==> flow/design.v <==
module ResonantLowPassFilter(
    input clk,
    input signed [15:0] audio_in,
    input signed [15:0] cutoff,
    input signed [15:0] resonance,
    input signed [15:0] gain,
    input reset_n,
    output reg signed [15:0] filtered_audio
);
    parameter [15:0] MAX_POS_VALUE = 16'h7FFF;
    parameter [15:0] MIN_NEG_VALUE = -16'h8000;
    reg signed [15:0] state;
    reg signed [15:0] feedback;
    reg signed [15:0] output_reg;
    reg signed [15:0] alpha;
    reg signed [15:0] beta;
    reg signed [15:0] gamma;
    wire signed [31:0] fb_prod  = $signed(state) * $signed(beta);
    wire signed [31:0] out_prod = $signed(state) * $signed(alpha);
    wire signed [16:0] fb_full  = fb_prod >>> 15;
    wire signed [16:0] out_full = out_prod >>> 15;
    wire signed [16:0] st_full  = $signed(audio_in) - $signed(feedback);
    wire signed [16:0] fa_full  = $signed(output_reg) + ($signed(gamma) >>> 1);
    function signed [15:0] sat17;
        input signed [16:0] v;
        begin
            if (v > $signed({MAX_POS_VALUE[15], MAX_POS_VALUE}))
                sat17 = $signed(MAX_POS_VALUE);
            else if (v < $signed({MIN_NEG_VALUE[15], MIN_NEG_VALUE}))
                sat17 = $signed(MIN_NEG_VALUE);
            else
                sat17 = v[15:0];
        end
    endfunction
    always @(posedge clk or negedge reset_n) begin
        if (!reset_n) begin
            state <= $signed(16'h0000);
            feedback <= $signed(16'h0000);
            output_reg <= $signed(16'h0000);
            alpha <= $signed(16'h0000);
            beta <= $signed(16'h0000);
            gamma <= $signed(16'h0000);
            filtered_audio <= $signed(16'h0000);
        end else begin
            alpha <= $signed(cutoff);
            beta <= $signed(resonance);
            gamma <= $signed(gain);
            feedback <= sat17(fb_full);
            state <= sat17(st_full);
            output_reg <= sat17(out_full);
            filtered_audio <= sat17(fa_full);  
        end
    end
endmodule
; Reports on ResonantLowPassFilter
; Module ResonantLowPassFilter before and after one edit of its RTL, step after step.
; Lines under "before" count in the file above, lines under "after" in the edited file.
; "delta" is "after" less "before", of the values as shown; "change_rel_pct" is that difference over "before", in percent.
; Cell names lack the library's common part.
; Not given: n/a
[setup]
top_module = ResonantLowPassFilter
clock = clk
cell_library = sky130hd
corner = tt_025C_1v80

; The edit
; The edit as a unified diff against the file above.
; The edit is scripted: it alters the design's behaviour and was not made to optimise anything.
; begin of diff
@@ -20,5 +20,5 @@
     wire signed [16:0] fb_full  = fb_prod >>> 15;
     wire signed [16:0] out_full = out_prod >>> 15;
-    wire signed [16:0] st_full  = $signed(audio_in) - $signed(feedback);
+    wire signed [16:0] st_full  = $signed(audio_in) + $signed(feedback);
     wire signed [16:0] fa_full  = $signed(output_reg) + ($signed(gamma) >>> 1);
     function signed [15:0] sat17;
; end of diff

; Word level
; Counts by Yosys on the flattened word-level netlist (proc, flatten, opt, wreduce; memories kept). Register bits leave out memories and registers merged into their read ports (data or address); mux counts leave out enables and synchronous resets folded into registers. Print and check cells are left out. Cells with the same type and inputs are merged into one.
[word_totals]
columns = item, before, after, delta, change_rel_pct
row1 = regBits, 112, 112, 0, 0.00
row2 = out_inout_bits, 16, 16, 0, 0.00
row3 = word_cells, 27, 27, 0, 0.00
[op_classes]
columns = item, before, after, delta, change_rel_pct
row1 = add_sub_neg, 2, 2, 0, 0.00
row2 = mul, 2, 2, 0, 0.00
row3 = compare, 8, 8, 0, 0.00
row4 = mux, 8, 8, 0, 0.00
[ops]
columns = op, before, after, delta, change_rel_pct
row1 = 16-bit by 16-bit subtractor with 17-bit output, 1, 0, -1, -100.00
row2 = 16-bit by 16-bit adder with 17-bit output, 0, 1, 1, n/a
row3 = 16-bit two-way mux, 8, 8, 0, 0.00
row4 = 17-bit by 16-bit > comparator with 1-bit output (second input constant), 4, 4, 0, 0.00
row5 = 17-bit by 16-bit less-than comparator with 1-bit output (second input constant), 4, 4, 0, 0.00
row6 = 16-bit by 16-bit multiplier with 32-bit output, 2, 2, 0, 0.00
row7 = 16-bit by 15-bit adder with 17-bit output, 1, 1, 0, 0.00

; Depth
; Depth = most cells in a row (Yosys ltp): at word level without a register or memory, in the mapped netlist without a sequential cell, where the memories' decode and read muxes count.
[logic_depth]
columns = item, before, after, delta, change_rel_pct
row1 = depth_word, 4, 4, 0, 0.00
row2 = ABC_AREA, 0, 0, n/a, n/a
row3 = ltp_mapped, 24, 25, 1, 4.17
row4 = mapped_depth_nobuf, 21, 22, 1, 4.76

; Mapped cells and area
; The flow's flattened synthesis, as Yosys stat reports it; memories are mapped. The netlist is that of the ABC_AREA named above (0 if unset); the other value can give another one.
[synth_totals]
columns = item, before, after, delta, change_rel_pct
row1 = stdcells, 2444, 2463, 19, 0.78
row2 = yosys_area_um2, 23560.1, 23663.9, 103.8, 0.44
row3 = seq_area_um2, 2777.7, 2777.7, 0.0, 0.00
row4 = ff_cells, 111, 111, 0, 0.00
[types]
columns = type, before, after, delta, change_rel_pct
row1 = inv_1, 607, 594, -13, -2.14
row2 = a21o_1, 6, 19, 13, 216.67
row3 = a21oi_1, 72, 84, 12, 16.67
row4 = nor3_1, 3, 15, 12, 400.00
row5 = o21ai_0, 36, 46, 10, 27.78
row6 = maj3_2, 9, 0, -9, -100.00
row7 = a31oi_1, 1, 10, 9, 900.00
row8 = o21a_1, 17, 9, -8, -47.06
row9 = xnor2_1, 51, 57, 6, 11.76
row10 = nand2_1, 265, 270, 5, 1.89
row11 = maj3_1, 7, 2, -5, -71.43
row12 = o211ai_1, 7, 2, -5, -71.43
row13 = a21boi_0, 5, 1, -4, -80.00
row14 = mux2i_1, 4, 0, -4, -100.00
row15 = a211oi_1, 9, 6, -3, -33.33
row16 = or3_1, 8, 5, -3, -37.50
row17 = and3_1, 5, 2, -3, -60.00
row18 = o22ai_1, 4, 1, -3, -75.00
; The list need not be complete.

; Path before layout
; Path of least setup slack by OpenSTA after synthesis, without wires, with an ideal clock, recovery checks aside; 20% of the period is set as input and as output delay. Where synthesis merged equal registers, the netlist keeps one of their names.
[synth_path]
columns = item, before, after, delta, change_rel_pct
row1 = path_type, reg2reg, reg2reg, n/a, n/a
row2 = from, register state[15], register alpha[1], n/a, n/a
row3 = to, register feedback[13], register output_reg[10], n/a, n/a
row4 = tclk_ns, 7.0, 7.0, 0.0, 0.00
row5 = t_first_pin_ns, 0.000, 0.000, 0.000, n/a
row6 = t_arrival_ns, 6.258, 6.153, -0.105, -1.68
row7 = t_required_ns, 6.875, 6.875, 0.000, 0.00
row8 = path_slack_ns, 0.617, 0.722, 0.105, n/a
row9 = delay_ns, 6.383, 6.278, -0.105, -1.64
row10 = stages, 22, 21, -1, -4.55
row11 = n_path_buf, 2, 3, 1, 50.00
row12 = synth_period_reached_ns, 6.383, 6.278, -0.105, -1.64
; "delay_ns" is the arrival time less input delay plus setup time.
; "stages": output pins that drive a net of the path, with the launching flip-flop's if there is one; two outputs of one cell count as two.
; "synth_period_reached_ns" is the clock period less the worst setup slack; recovery checks do not enter. This is arithmetic on one report: input and output delays are still those of the set period (20% each).
; Between the ends stands the longest chain of elaborated cells between them, by number of cells; it is not shown to be the way that was timed. Of several equally long chains one is given.
; A line is the first line of the expression or statement that the cell stems from. Yosys adds cells for indexed reads and writes and turns some case tables into memories.
[synth_via_before]
path_cell_list = dfrtp_1 -> clkbuf_1 -> nand2_1 -> inv_1 -> fa_1 -> fa_1 -> fa_1 -> fa_1 -> fa_1 -> inv_1 -> fa_1 -> inv_1 -> ha_1 -> and3_1 -> nand2_1 -> o211ai_1 -> a21oi_1 -> o21ai_0 -> or3_1 -> mux2i_1 -> buf_2 -> o21ai_1
elab_chain_len = 4
cone_cells = 5
cone_classes = mul (1); compare (2); mux (2)
[synth_rtl_before]
columns = item, line_no
row1 = from (decl), 12  ; reg signed [15:0] state;
row2 = from (assign), 37  ; state <= $signed(16'h0000);
row3 = from (assign), 49  ; state <= sat17(st_full);
row4 = 16-bit by 16-bit multiplier with 32-bit output, 18  ; wire signed [31:0] fb_prod  = $signed(state) * $signed(beta);
row5 = 17-bit by 16-bit less-than comparator with 1-bit output, 29  ; else if (v < $signed({MIN_NEG_VALUE[15], MIN_NEG_VALUE}))
row6 = 16-bit two-way mux, 29
row7 = 16-bit two-way mux, 27  ; if (v > $signed({MAX_POS_VALUE[15], MAX_POS_VALUE}))
row8 = to (assign), 38  ; feedback <= $signed(16'h0000);
row9 = to (assign), 48  ; feedback <= sat17(fb_full);
row10 = to (decl), 13  ; reg signed [15:0] feedback;
[synth_via_after]
path_cell_list = dfrtp_1 -> clkbuf_1 -> nand2_1 -> inv_1 -> fa_1 -> fa_1 -> fa_1 -> fa_1 -> fa_1 -> fa_1 -> ha_1 -> clkbuf_1 -> a2111oi_0 -> o21ai_0 -> a311oi_1 -> nor2_1 -> a21oi_1 -> xnor2_1 -> nor2_1 -> buf_2 -> o21ai_1
elab_chain_len = 4
cone_cells = 5
cone_classes = mul (1); compare (2); mux (2)
[synth_rtl_after]
columns = item, line_no
row1 = from (decl), 15  ; reg signed [15:0] alpha;
row2 = from (assign), 40  ; alpha <= $signed(16'h0000);
row3 = from (assign), 45  ; alpha <= $signed(cutoff);
row4 = 16-bit by 16-bit multiplier with 32-bit output, 19  ; wire signed [31:0] out_prod = $signed(state) * $signed(alpha);
row5 = 17-bit by 16-bit less-than comparator with 1-bit output, 29  ; else if (v < $signed({MIN_NEG_VALUE[15], MIN_NEG_VALUE}))
row6 = 16-bit two-way mux, 29
row7 = 16-bit two-way mux, 27  ; if (v > $signed({MAX_POS_VALUE[15], MAX_POS_VALUE}))
row8 = to (assign), 39  ; output_reg <= $signed(16'h0000);
row9 = to (assign), 50  ; output_reg <= sat17(out_full);
row10 = to (decl), 14  ; reg signed [15:0] output_reg;

; Path in the finished layout
; From the final timing report of each run of set A: the path of least setup slack in the routed layout; clock arrival at registers is part of the times.
[layout_path]
columns = item, before, after, delta, change_rel_pct
row1 = path_type, reg2reg, reg2reg, n/a, n/a
row2 = from, register alpha[4], register state[7], n/a, n/a
row3 = to, register output_reg[3], register feedback[6], n/a, n/a
row4 = tclk_ns, 7.0, 7.0, 0.0, 0.00
row5 = t_first_pin_ns, 0.39, 0.39, 0.00, 0.00
row6 = t_arrival_ns, 6.96, 7.01, 0.05, 0.72
row7 = t_required_ns, 7.29, 7.27, -0.02, -0.27
row8 = path_slack_ns, 0.34, 0.26, -0.08, n/a
row9 = stages, 23, 23, 0, 0.00
row10 = n_path_buf, 2, 2, 0, 0.00
; Between the ends stands the longest chain of elaborated cells between them, by number of cells; it is not shown to be the way that was timed. Of several equally long chains one is given.
[layout_via_before]
path_cell_list = dfrtp_1 -> and2_1 -> fa_1 -> inv_1 -> fa_1 -> fa_1 -> inv_1 -> fa_1 -> fa_1 -> inv_1 -> fa_1 -> inv_1 -> ha_1 -> a211oi_1 -> nand2_1 -> a311oi_1 -> buf_4 -> nand2_1 -> a31oi_4 -> o21ai_1 -> mux2i_1 -> buf_12 -> a31o_2
elab_chain_len = 4
cone_cells = 5
cone_classes = mul (1); compare (2); mux (2)
[layout_rtl_before]
columns = item, line_no
row1 = from (decl), 15  ; reg signed [15:0] alpha;
row2 = from (assign), 40  ; alpha <= $signed(16'h0000);
row3 = from (assign), 45  ; alpha <= $signed(cutoff);
row4 = 16-bit by 16-bit multiplier with 32-bit output, 19  ; wire signed [31:0] out_prod = $signed(state) * $signed(alpha);
row5 = 17-bit by 16-bit less-than comparator with 1-bit output, 29  ; else if (v < $signed({MIN_NEG_VALUE[15], MIN_NEG_VALUE}))
row6 = 16-bit two-way mux, 29
row7 = 16-bit two-way mux, 27  ; if (v > $signed({MAX_POS_VALUE[15], MAX_POS_VALUE}))
row8 = to (assign), 39  ; output_reg <= $signed(16'h0000);
row9 = to (assign), 50  ; output_reg <= sat17(out_full);
row10 = to (decl), 14  ; reg signed [15:0] output_reg;
[layout_via_after]
path_cell_list = dfrtp_1 -> buf_4 -> nand2_1 -> fa_1 -> inv_1 -> fa_1 -> fa_1 -> fa_1 -> fa_1 -> inv_1 -> fa_1 -> inv_1 -> ha_1 -> nand2_1 -> nand2_1 -> a31o_2 -> a221oi_1 -> a31oi_2 -> or3_1 -> a21o_1 -> a21oi_4 -> buf_4 -> o21ai_0
elab_chain_len = 4
cone_cells = 5
cone_classes = mul (1); compare (2); mux (2)
[layout_rtl_after]
columns = item, line_no
row1 = from (decl), 12  ; reg signed [15:0] state;
row2 = from (assign), 37  ; state <= $signed(16'h0000);
row3 = from (assign), 49  ; state <= sat17(st_full);
row4 = 16-bit by 16-bit multiplier with 32-bit output, 18  ; wire signed [31:0] fb_prod  = $signed(state) * $signed(beta);
row5 = 17-bit by 16-bit less-than comparator with 1-bit output, 29  ; else if (v < $signed({MIN_NEG_VALUE[15], MIN_NEG_VALUE}))
row6 = 16-bit two-way mux, 29
row7 = 16-bit two-way mux, 27  ; if (v > $signed({MAX_POS_VALUE[15], MAX_POS_VALUE}))
row8 = to (assign), 38  ; feedback <= $signed(16'h0000);
row9 = to (assign), 48  ; feedback <= sat17(fb_full);
row10 = to (decl), 13  ; reg signed [15:0] feedback;

; Flow runs
; Runs of the flow (Yosys, OpenROAD) on both versions; the two runs of a pair have the same settings. The constraints put input and output delay at 20% of the set period each and load the outputs with 0.01 pF.
[flow_settings_set_A]
CORE_UTILIZATION = 40
period_ns = 7.0
CAP_MARGIN = 20
CORE_MARGIN = 2
SLEW_MARGIN = 20
[results_set_A]
columns = item, before, after, delta, change_rel_pct
row1 = synth_chip_area_um2, 23560.1, 23663.9, 103.8, 0.44
row2 = design_die_area_um2, 60858.4, 61122.7, 264.3, 0.43
row3 = finish.stdcell_area_um2, 26023.7, 25921.1, -102.6, -0.39
row4 = post_route_util_frac, 0.449, 0.441, -0.008, n/a
row5 = fin_ws_ns, 0.338, 0.262, -0.076, n/a
row6 = total_negative_slack_ns, 0.000, 0.000, 0.000, n/a
row7 = ws_hold_ns, 0.636, 0.661, 0.025, n/a
[flow_settings_set_B]
CAP_MARGIN = 30
CORE_UTILIZATION = 51
MAX_ROUTING_LAYER = met5
PLACE_DENSITY_LB_ADDON = 0.27
SETUP_SLACK_MARGIN = 0.57
period_ns = 4.83
CORE_MARGIN = 2
SLEW_MARGIN = 20
[results_set_B]
columns = item, before, after, delta, change_rel_pct
row1 = synth_chip_area_um2, 23560.1, 23663.9, 103.8, 0.44
row2 = design_die_area_um2, 47932.5, 48138.6, 206.1, 0.43
row3 = finish.stdcell_area_um2, 28010.6, 28753.8, 743.2, 2.65
row4 = post_route_util_frac, 0.616, 0.631, 0.015, n/a
row5 = fin_ws_ns, -1.422, -1.386, 0.036, n/a
row6 = total_negative_slack_ns, -42.575, -42.003, 0.572, n/a
